==> flow/design.v <==
module DOUBLY_PIPELINE(clk,xi,yi,r,ang,xf,yf);
input signed[15:0] xi,yi;
input clk;
output reg signed [15:0] r,ang;
output reg signed [15:0] xf,yf;
 wire signed [15:0] ri,angi;
 wire  signed [15:0] xfi,yfi;
wire  signed [15:0] g1,g2,g3,g4,g5,g6,g7,g8;
ROTATING x1(clk,xi,yi,g1,g2,g3,g4,g5,g6,g7,g8,xfi,yfi);     
VECTORING x2(clk,xi,yi,g1,g2,g3,g4,g5,g6,g7,g8,ri,angi);  
always @(*)
begin 
xf<=xfi;
yf<=yfi;  
r<=ri;
ang<=angi;
end
endmodule
module ROTATING(clk,xi,yi,a1,a2,a3,a4,a5,a6,a7,a8,xf,yf);
input signed[15:0] xi,yi;
input   signed [15:0] a1,a2,a3,a4,a5,a6,a7,a8;
input clk;
output reg  signed [15:0] xf,yf;
reg  signed [15:0] x1,x2,x3,x4,x5,x6,x7,x8;
reg  signed [15:0] y1,y2,y3,y4,y5,y6,y7,y8;
wire signed [15:0] angle45,angle26,angle14,angle7,angle3_5,angle1_79,angle0_89,angle0_44;
reg  signed [15:0] angle_i [8:0];  
wire signed [15:0] s = 16'd607;
assign angle45 = 16'd4500;
assign angle26 = 16'd2657;
assign angle14 = 16'd1404;
assign angle7 = 16'd713;
assign angle3_5 = 16'd358;
assign angle1_79 = 16'd179;
assign angle0_89 = 16'd89;
assign angle0_44 = 16'd44;
always @(posedge clk)
begin  
    angle_i[0] <= angle45 ;
	    x1<= xi + yi;   
		y1<= yi - xi;
	   if (angle_i[0] > a2)
		begin 
		x2<= x1 - (y1>>>1);  
		y2<= y1 + (x1>>>1); 
		angle_i[1] <= angle_i[0] - angle26 ; 
		end 
	   else
		begin 
		x2<= x1+(y1>>>1); 
		y2<= y1-(x1>>>1);
	    angle_i[1] <= angle_i[0] + angle26 ;  
	   end
	 if (angle_i[1] > a3)
	    begin 
		 angle_i[2] <= angle_i[1] - angle14 ;  
		  x3<= x2 - (y2>>>2); 
		  y3<= y2 +(x2>>>2);
		end 
		else 
		begin 
	      angle_i[2] <= angle_i[1] + angle14 ;  
		  x3<= x2+(y2>>>2); 
		  y3<= y2-(x2>>>2);
		end 
	if (angle_i[2] > a4)
	    begin 
		  angle_i[3] <= angle_i[2] - angle7 ;  
		  x4<= x3 - (y3>>>3); 
		  y4<= y3 +(x3>>>3);
		 end 
		else 
		begin 
	     angle_i[3] <= angle_i[2] + angle7 ;  
		  x4<= x3+(y3>>>3); 
		  y4<= y3-(x3>>>3);
		end 
		if (angle_i[3] > a5)
	    begin 
			angle_i[4] <= angle_i[3] - angle3_5 ;  
			x5<= x4 - (y4>>>4); 
			y5<= y4 + (x4>>>4);
		 end 
		else 
		begin
			angle_i[4] <= angle_i[3] + angle3_5 ;  
			x5<= x4+(y4>>>4); 
			y5<= y4-(x4>>>4);
		end 
	   if (angle_i[4] > a6)
	    begin 
			angle_i[5] <= angle_i[4] - angle1_79 ;  
			x6<= x5 - (y5>>>5); 
			y6<= y5 +(x5>>>5);
		end
		else 
		begin 
	       angle_i[5] <= angle_i[4] + angle1_79 ;  
		   x6<= x5+(y5>>>5); 
		   y6<= y5-(x5>>>5);
		end 
		if (angle_i[5] > a7)
	    begin 
			angle_i[6] <= angle_i[5] - angle0_89 ;  
			x7<= x6 - (y6>>>6); 
			y7<= y6 +(x6>>>6);
		end
		else 
		begin 
			angle_i[6] <= angle_i[5] + angle0_89;  
			x7<= x6+(y6>>>6); 
			y7<= y6-(x6>>>6);
		end 
		if (angle_i[6] > a8)
	     begin 
			angle_i[7] <= angle_i[6] - angle0_44 ;  
			x8<= x7 - (y7>>>7); 
			y8<= y7 +(x7>>>7);
		 end 
		 else 
         begin 	     
			angle_i[7] <= angle_i[6] + angle0_44 ;  
			x8<= x7+(y7>>>7); 
			y8<= y7-(x7>>>7);
		 end  
      xf <=  (s*x8)/1000 ;
      yf <=  (s*y8)/1000 ;	  
end 
endmodule
module VECTORING(clk,a0,b0,ang1,ang2,ang3,ang4,ang5,ang6,ang7,ang8,r,ang);
input signed[15:0]a0,b0;
input clk;
  output reg signed [15:0]r,ang;  
  output reg signed[15:0] ang1,ang2,ang3,ang4,ang5,ang6,ang7,ang8;  
  reg signed [15:0] a1,a2,a3,a4,a5,a6,a7,a8;
  reg signed [15:0] b1,b2,b3,b4,b5,b6,b7,b8;
  reg signed[15:0] angle_x1,angle_x2,angle_x3,angle_x4,angle_x5,angle_x6,angle_x7,angle_x8;
wire signed [15:0] v = 16'd0607;
wire [15:0] angle_c0 = 16'd4500;
wire [15:0] angle_c1 = 16'd2657;
wire [15:0] angle_c2 = 16'd1404;
wire [15:0] angle_c3 = 16'd713;
wire [15:0] angle_c4 = 16'd358;
wire [15:0] angle_c5 = 16'd179;
wire [15:0] angle_c6 = 16'd089;
wire [15:0] angle_c7 = 16'd044; 
  always @ (posedge clk)
   begin
      a1<=a0+b0;
      b1<=b0-a0;
      angle_x1 <= angle_c0;
	  ang1 <= angle_x1;
    if(b1 < 0)  
   begin
      a2<= a1 - (b1>>>1);
      b2<= b1 + (a1>>>1);
     angle_x2<=angle_x1-angle_c1;
	   ang2<= angle_x2;
     end
    else
   begin
      a2<=a1+(b1>>>1);
      b2<=b1-(a1>>>1);
      angle_x2<=angle_x1+angle_c1;
	  ang2<= angle_x2;
    end
     if(b2<0)
	begin
     a3<=a2-(b2>>>2);
     b3<=b2+(a2>>>2);
     angle_x3<=angle_x2-angle_c2;
	  ang3<= angle_x3;
     end
  	else
  	begin
      a3<=a2+(b2>>>2);
      b3<=b2-(a2>>>2);
      angle_x3<=angle_x2+angle_c2;
	  ang3<= angle_x3;
	end
     if(b3<0)
	begin
     a4<=a3-(b3>>>3);
     b4<=b3+(a3>>>3);
     angle_x4<=angle_x3-angle_c3;
	 ang4<=angle_x4;
     end
  	else
  	begin
      a4<=a3+(b3>>>3);
      b4<=b3-(a3>>>3);
     angle_x4<=angle_x3+angle_c3;
	 ang4<=angle_x4;
	end
     if(b4<0)
	begin
     a5<=a4-(b4>>>4);
     b5<=b4+(a4>>>4);
      angle_x5<=angle_x4-angle_c4;
	   ang5<=angle_x5;
     end
  	else
  	begin
      a5<=a4+(b4>>>4);
      b5<=b4-(a4>>>4);
      angle_x5<=angle_x4+angle_c4;
	   ang5<=angle_x5;
	end
     if(b5<0)
	begin
     a6<=a5-(b5>>>5);
     b6<=b5+(a5>>>5);
    angle_x6<=angle_x5-angle_c5;
	 ang6<=angle_x6;
     end
  	else
  	begin
      a6<=a5+(b5>>>5);
      b6<=b5-(a5>>>5);
      angle_x6<=angle_x5+angle_c5;
	  ang6<=angle_x6;
	end
     if(b6<0)
	begin
     a7<=a6-(b6>>>6);
     b7<=b6+(a6>>>6);
     angle_x7<=angle_x6-angle_c6;
	 ang7<=angle_x7;
     end
  	else
  	begin
     a7<=a6+(b6>>>6);
     b7<=b6-(a6>>>6);
      angle_x7<=angle_x6+angle_c6;
	  ang7<=angle_x7;
 	 end
     if(b7<0)
	begin
      a8<=a7-(b7>>>7);
      b8<=b7+(a7>>>7);
      angle_x8<=angle_x7-angle_c7;
	  ang8<=angle_x8;
     end
  	else
      begin
      a8<=a7+(b7>>>7);
      b8<=b7-(a7>>>7);
       angle_x8<=angle_x7-angle_c7;
	   ang8<=angle_x8;
     end
r<=v*a8/1000;
ang<=angle_x8;
end
endmodule
Ticket comment

Reports on DOUBLY_PIPELINE:

Tool output for the design above before and after an edit, in the order of the flow.
Lines under "before" count in the file above, lines under "after" in the edited file.
"change": "after" minus "before" as printed here. "relative change": 100 x difference / "before".
Cell names lack the library's common part.
A cell with - has no value.

* top module: DOUBLY_PIPELINE
* clock port: clk
* standard-cell library: sky130hd
* library corner: tt_025C_1v80

Edit of the RTL:

Unified diff, file above to edited file.
A script made this edit. It changes what the design does and was not meant as an optimisation.

```diff
@@ -39,5 +39,4 @@
     angle_i[0] <= angle45 ;
 	    x1<= xi + yi;   
-		y1<= yi - xi;
 	   if (angle_i[0] > a2)
 		begin 
@@ -127,4 +126,5 @@
       yf <=  (s*y8)/1000 ;	  
 end 
+always @(*) y1 = yi - xi;
 endmodule
 module VECTORING(clk,a0,b0,ang1,ang2,ang3,ang4,ang5,ang6,ang7,ang8,r,ang);
```

Word level:

Yosys after proc, flatten, opt, wreduce and memory -nomap, before mapping. Enables and synchronous resets that opt folds into registers are not counted as muxes. Print and check cells are not counted. Equal cells are merged and count once.

Storage and ports
* cells after elaboration: before 184, after 188, change +4, relative change +2.17%
* register bits after elaboration: before 823, after 823, change 0, relative change 0.00%

Cells by class
* $lt $le $gt $ge: before 14, after 14, change 0, relative change 0.00%
* muxes and demuxes: before 39, after 39, change 0, relative change 0.00%
* div/mod/pow operators: before 3, after 3, change 0, relative change 0.00%
* multipliers: before 3, after 3, change 0, relative change 0.00%
* $add $sub $neg: before 73, after 77, change +4, relative change +5.48%

Operator list
* 16-bit by 15-bit adder with 16-bit output: before 2, after 4, change +2, relative change +100.00%
* 16-bit by 15-bit subtractor with 16-bit output: before 2, after 4, change +2, relative change +100.00%

Unchanged operator kinds not shown: 35.

Depth:

Yosys ltp: most cells in a row. Word level: on the elaborated netlist, between registers, memories and ports. Mapped: between sequential cells and ports; inverters and the memories' decode and read muxes count.

Depth
* depth in word-level cells: before 2, after 3, change +1, relative change +50.00%
* ABC_AREA: before 0, after 0
* gate-level depth with buffers: before 75, after 73, change -2, relative change -2.67%
* depth with buffers taken out: before 65, after 64, change -1, relative change -1.54%

Synthesis result:

Source: synth_stat.txt of the flow (Yosys; design flattened, memories mapped). It holds for the ABC_AREA given above (unset counts as 0); a run with the other value may have another netlist.

Cells by type
* nor2_1: before 634, after 551, change -83, relative change -13.09%
* clkbuf_1: before 164, after 96, change -68, relative change -41.46%
* o21ai_0: before 405, after 343, change -62, relative change -15.31%
* xnor2_1: before 665, after 713, change +48, relative change +7.22%
* mux2i_1: before 115, after 68, change -47, relative change -40.87%
* nand2_1: before 425, after 390, change -35, relative change -8.24%
* a21oi_1: before 737, after 768, change +31, relative change +4.21%
* o21bai_1: before 190, after 215, change +25, relative change +13.16%
* a211oi_1: before 84, after 60, change -24, relative change -28.57%
* o31ai_1: before 62, after 38, change -24, relative change -38.71%
* nand3_1: before 171, after 150, change -21, relative change -12.28%
* nor3_1: before 227, after 213, change -14, relative change -6.17%
* or4_1: before 29, after 15, change -14, relative change -48.28%
* a41oi_1: before 27, after 15, change -12, relative change -44.44%
* a211o_1: before 40, after 29, change -11, relative change -27.50%
* o21ai_1: before 36, after 47, change +11, relative change +30.56%
* o31a_1: before 25, after 14, change -11, relative change -44.00%
* a21o_2: before 0, after 11, change +11

Unchanged cell types not shown: 19.
The list need not be complete.

Mapped netlist
* flip-flops: before 750, after 752, change +2, relative change +0.27%
* standard cells after synthesis: before 8922, after 8750, change -172, relative change -1.93%
* chip area (Yosys) (µm²): before 74188.7, after 74561.5, change +372.8, relative change +0.50%

By module: a second synthesis without flattening, with its own total; a netlist apart from the flattened one above.

Unflattened totals
* cells (unflattened synthesis): before 9321, after 9240, change -81, relative change -0.87%
* area (unflattened synthesis) (µm²): before 77784.6, after 77184.0, change -600.6, relative change -0.77%

Rows give one instance, submodules left out.

By module, before
* ROTATING: times used 1, seq. area 7226.9 µm², area 44935.6 µm², cells 5512
* VECTORING: times used 1, seq. area 8468.1 µm², area 32849.0 µm², cells 3809
* DOUBLY_PIPELINE: times used 1, seq. area 0.0 µm², area 0.0 µm², cells 0

By module, after
* ROTATING: times used 1, seq. area 6926.6 µm², area 44335.0 µm², cells 5431
* VECTORING: times used 1, seq. area 8468.1 µm², area 32849.0 µm², cells 3809
* DOUBLY_PIPELINE: times used 1, seq. area 0.0 µm², area 0.0 µm², cells 0

Path before layout:

Path of least setup slack by OpenSTA after synthesis, without wires, with an ideal clock, recovery checks aside; 20% of the period is set as input and as output delay. Where synthesis merged equal registers, the netlist keeps one of their names.

Path after synthesis
* kind: before reg-to-reg, after reg-to-reg
* start: before register x2.a8[15], after register x1.x8[15]
* end: before register x2.r[14], after register x1.xf[14]
* stages: before 67, after 64, change -3, relative change -4.48%
* path buffers: before 8, after 3, change -5, relative change -62.50%
* path slack (ns): before 7.629, after 7.402, change -0.227
* path delay (ns): before 17.371, after 17.598, change +0.227, relative change +1.31%
* launch time at the first pin (ns): before 0.000, after 0.000, change 0.000
* arrival (ns): before 17.299, after 17.480, change +0.181, relative change +1.05%
* period (ns): before 25.0, after 25.0, change 0.0, relative change 0.00%
* synthesis period reached (ns): before 17.371, after 17.598, change +0.227, relative change +1.31%

"path delay" is the arrival time less input delay plus setup time.
"stages": output pins that drive a net of the path, with the launching flip-flop's if there is one; two outputs of one cell count as two.
"synthesis period reached" = period - worst setup slack (recovery checks aside). The figure is calculated, with input and output delays left at 20% of the set period.
The rows between start and end are the longest chain of elaborated cells between them; the timing report does not say that the signal goes this way. Where chains are equally long, one stands for them.
A line is the first line of the expression or statement that the cell stems from. Yosys adds cells for indexed reads and writes and turns some case tables into memories.

Between the ends, after synthesis, before:
* cell sequence: dfxtp_1 fa_1 ha_1 fa_1 fa_1 inv_1 fa_1 inv_1 ha_1 buf_2 a21oi_1 o21ai_0 nor2_1 a31oi_2 a221o_2 xnor2_1 or3_1 or3_1 [31 not listed] mux2i_1 o22a_1 nor3_2 o41ai_4 a41oi_2 a41oi_1 a32oi_1 buf_4 a2111oi_1 a211o_1 and4_1 clkbuf_1 nor2_1 a31oi_1 ha_1 nand2_1 o21ai_0 xnor2_1
* cells in the longest elaborated chain: 2
* elaborated cells between the ends (all ways): 2
* source lines of those cells: 1
* classes of those cells: 1 x mul; 1 x div

RTL lines, path after synthesis, before
* start: declaration: RTL line 135 `reg signed [15:0] a1,a2,a3,a4,a5,a6,a7,a8;`
* start: assignment: RTL line 239 `a8<=a7-(b7>>>7);`
* start: assignment: RTL line 246 `a8<=a7+(b7>>>7);`
* 11-bit by 16-bit multiplier with 27-bit output: RTL line 251 `r<=v*a8/1000;`
* 32-bit by 11-bit divider with 32-bit output: RTL line 251
* end: assignment: RTL line 251
* end: declaration: RTL line 133 `output reg signed [15:0]r,ang;`

Between the ends, after synthesis, after:
* cell sequence: dfxtp_1 fa_1 ha_1 fa_1 fa_1 inv_1 fa_1 inv_1 ha_1 a21o_1 a21oi_1 o31ai_1 or4_2 o221a_2 or4b_4 or4_4 a2111oi_2 a211oi_2 [28 not listed] a221o_1 a21oi_4 nor3_1 o311ai_2 a22oi_1 o21a_2 nor2_4 buf_6 mux2_2 o21ai_0 a21oi_1 o221ai_1 a311o_1 ha_1 nand2_1 o31ai_1 nand2_1 xor2_1
* cells in the longest elaborated chain: 2
* elaborated cells between the ends (all ways): 2
* source lines of those cells: 1
* classes of those cells: 1 x mul; 1 x div

RTL lines, path after synthesis, after
* start: declaration: RTL line 24 `reg  signed [15:0] x1,x2,x3,x4,x5,x6,x7,x8;`
* start: assignment: RTL line 116 `x8<= x7 - (y7>>>7);`
* start: assignment: RTL line 122 `x8<= x7+(y7>>>7);`
* 11-bit by 16-bit multiplier with 27-bit output: RTL line 125 `xf <=  (s*x8)/1000 ;`
* 32-bit by 11-bit divider with 32-bit output: RTL line 125
* end: assignment: RTL line 125
* end: declaration: RTL line 23 `output reg  signed [15:0] xf,yf;`

Path in the finished layout:

Path of least setup slack in the final report of each run of set A (OpenROAD, finished layout, wires in). Where an end is a register, its clock arrival counts in the times.

Path post-layout
* kind: before reg-to-reg, after reg-to-reg
* start: before register x1.y8[5], after register x2.a8[8]
* end: before register x1.yf[12], after register x2.r[6]
* launch time at the first pin (ns): before 0.68, after 0.70, change +0.02, relative change +2.94%
* path buffers: before 1, after 0, change -1, relative change -100.00%
* arrival (ns): before 22.55, after 20.98, change -1.57, relative change -6.96%
* stages: before 62, after 59, change -3, relative change -4.84%
* period (ns): before 25.0, after 25.0, change 0.0, relative change 0.00%
* path slack (ns): before 3.01, after 4.66, change +1.65

The rows between start and end are the longest chain of elaborated cells between them; the timing report does not say that the signal goes this way. Where chains are equally long, one stands for them.

Between the ends, post-layout, before:
* cell sequence: dfxtp_1 inv_1 fa_1 inv_1 ha_1 fa_1 fa_1 inv_1 fa_1 inv_1 ha_1 a2111oi_2 o21ai_0 a211oi_1 nor3_1 nor3_2 nor3_1 o221a_2 [26 not listed] mux2_2 a22oi_4 nand3_1 mux2i_1 o211ai_4 mux2i_1 mux2i_2 nand4_1 and2_1 a211oi_1 a211oi_1 a2111oi_4 a21oi_1 mux2_2 ha_1 a41oi_1 nor2_1 xnor2_1
* cells in the longest elaborated chain: 2
* elaborated cells between the ends (all ways): 2
* source lines of those cells: 1
* classes of those cells: 1 x mul; 1 x div

RTL lines, path post-layout, before
* start: declaration: RTL line 25 `reg  signed [15:0] y1,y2,y3,y4,y5,y6,y7,y8;`
* start: assignment: RTL line 118 `y8<= y7 +(x7>>>7);`
* start: assignment: RTL line 124 `y8<= y7-(x7>>>7);`
* 11-bit by 16-bit multiplier with 27-bit output: RTL line 127 `yf <= (s*y8)/1000 ;`
* 32-bit by 11-bit divider with 32-bit output: RTL line 127
* end: assignment: RTL line 127
* end: declaration: RTL line 23 `output reg  signed [15:0] xf,yf;`

Between the ends, post-layout, after:
* cell sequence: dfxtp_1 fa_1 ha_1 fa_1 fa_1 inv_1 fa_1 inv_1 ha_1 a21o_1 a211o_1 a31oi_1 xnor2_1 a211oi_1 and2_1 nand3_1 a2111oi_0 o21a_2 [23 not listed] mux2i_1 nand4_1 o21a_1 o31ai_1 a21boi_0 o21ai_1 nor4_1 a2111oi_1 a311oi_2 and4bb_1 a2111oi_0 o21ai_1 a21oi_2 nor2b_1 ha_1 and3_1 a21oi_1 xor2_1
* cells in the longest elaborated chain: 2
* elaborated cells between the ends (all ways): 2
* source lines of those cells: 1
* classes of those cells: 1 x mul; 1 x div

RTL lines, path post-layout, after
* start: declaration: RTL line 135 `reg signed [15:0] a1,a2,a3,a4,a5,a6,a7,a8;`
* start: assignment: RTL line 239 `a8<=a7-(b7>>>7);`
* start: assignment: RTL line 246 `a8<=a7+(b7>>>7);`
* 11-bit by 16-bit multiplier with 27-bit output: RTL line 251 `r<=v*a8/1000;`
* 32-bit by 11-bit divider with 32-bit output: RTL line 251
* end: assignment: RTL line 251
* end: declaration: RTL line 133 `output reg signed [15:0]r,ang;`

Flow runs:

Runs of the flow (Yosys, OpenROAD) on both versions; the two runs of a pair have the same settings. The constraints put input and output delay at 20% of the set period each and load the outputs with 0.01 pF.

Flow settings, set A:
* CORE_UTILIZATION: 40
* period_ns: 25.0
* CAP_MARGIN: 20
* CORE_MARGIN: 2
* SLEW_MARGIN: 20

Final reports, set A
* standard-cell area after layout (µm²): before 80760.0, after 81055.2, change +295.2, relative change +0.37%
* total negative slack on setup checks (ns): before 0.000, after 0.000, change 0.000
* post-synthesis cell area (µm²): before 74188.7, after 74561.5, change +372.8, relative change +0.50%
* die footprint (µm²): before 188934.0, after 189874.0, change +940.0, relative change +0.50%
* clock period reached (ns): before 21.991, after 20.335, change -1.656, relative change -7.53%
* post-route worst hold slack (ns): before 0.319, after 0.300, change -0.019
* lowest setup slack (ns): before 3.009, after 4.665, change +1.656

Flow settings, set B:
* ABC_AREA: 0
* CELL_PAD_IN_SITES_DETAIL_PLACEMENT: 1
* CELL_PAD_IN_SITES_GLOBAL_PLACEMENT: 2
* CORE_MARGIN: 8
* CORE_UTILIZATION: 24
* CTS_CLUSTER_DIAMETER: 277
* PLACE_DENSITY: 0.66
* SLEW_MARGIN: 15
* period_ns: 14.2
* CAP_MARGIN: 20

Final reports, set B
* standard-cell area after layout (µm²): before 103786.0, after 102882.0, change -904.0, relative change -0.87%
* total negative slack on setup checks (ns): before -87.990, after -102.398, change -14.408
* post-synthesis cell area (µm²): before 74188.7, after 74561.5, change +372.8, relative change +0.50%
* die footprint (µm²): before 327167.0, after 328765.0, change +1598.0, relative change +0.49%
* clock period reached (ns): before 16.416, after 16.719, change +0.303, relative change +1.85%
* post-route worst hold slack (ns): before 0.320, after 0.296, change -0.024
* lowest setup slack (ns): before -2.216, after -2.519, change -0.303

"clock period reached" is the run's clock period less its worst setup slack. It is reckoned from that one timing run; input and output delays stay at 20% of the period that was set.
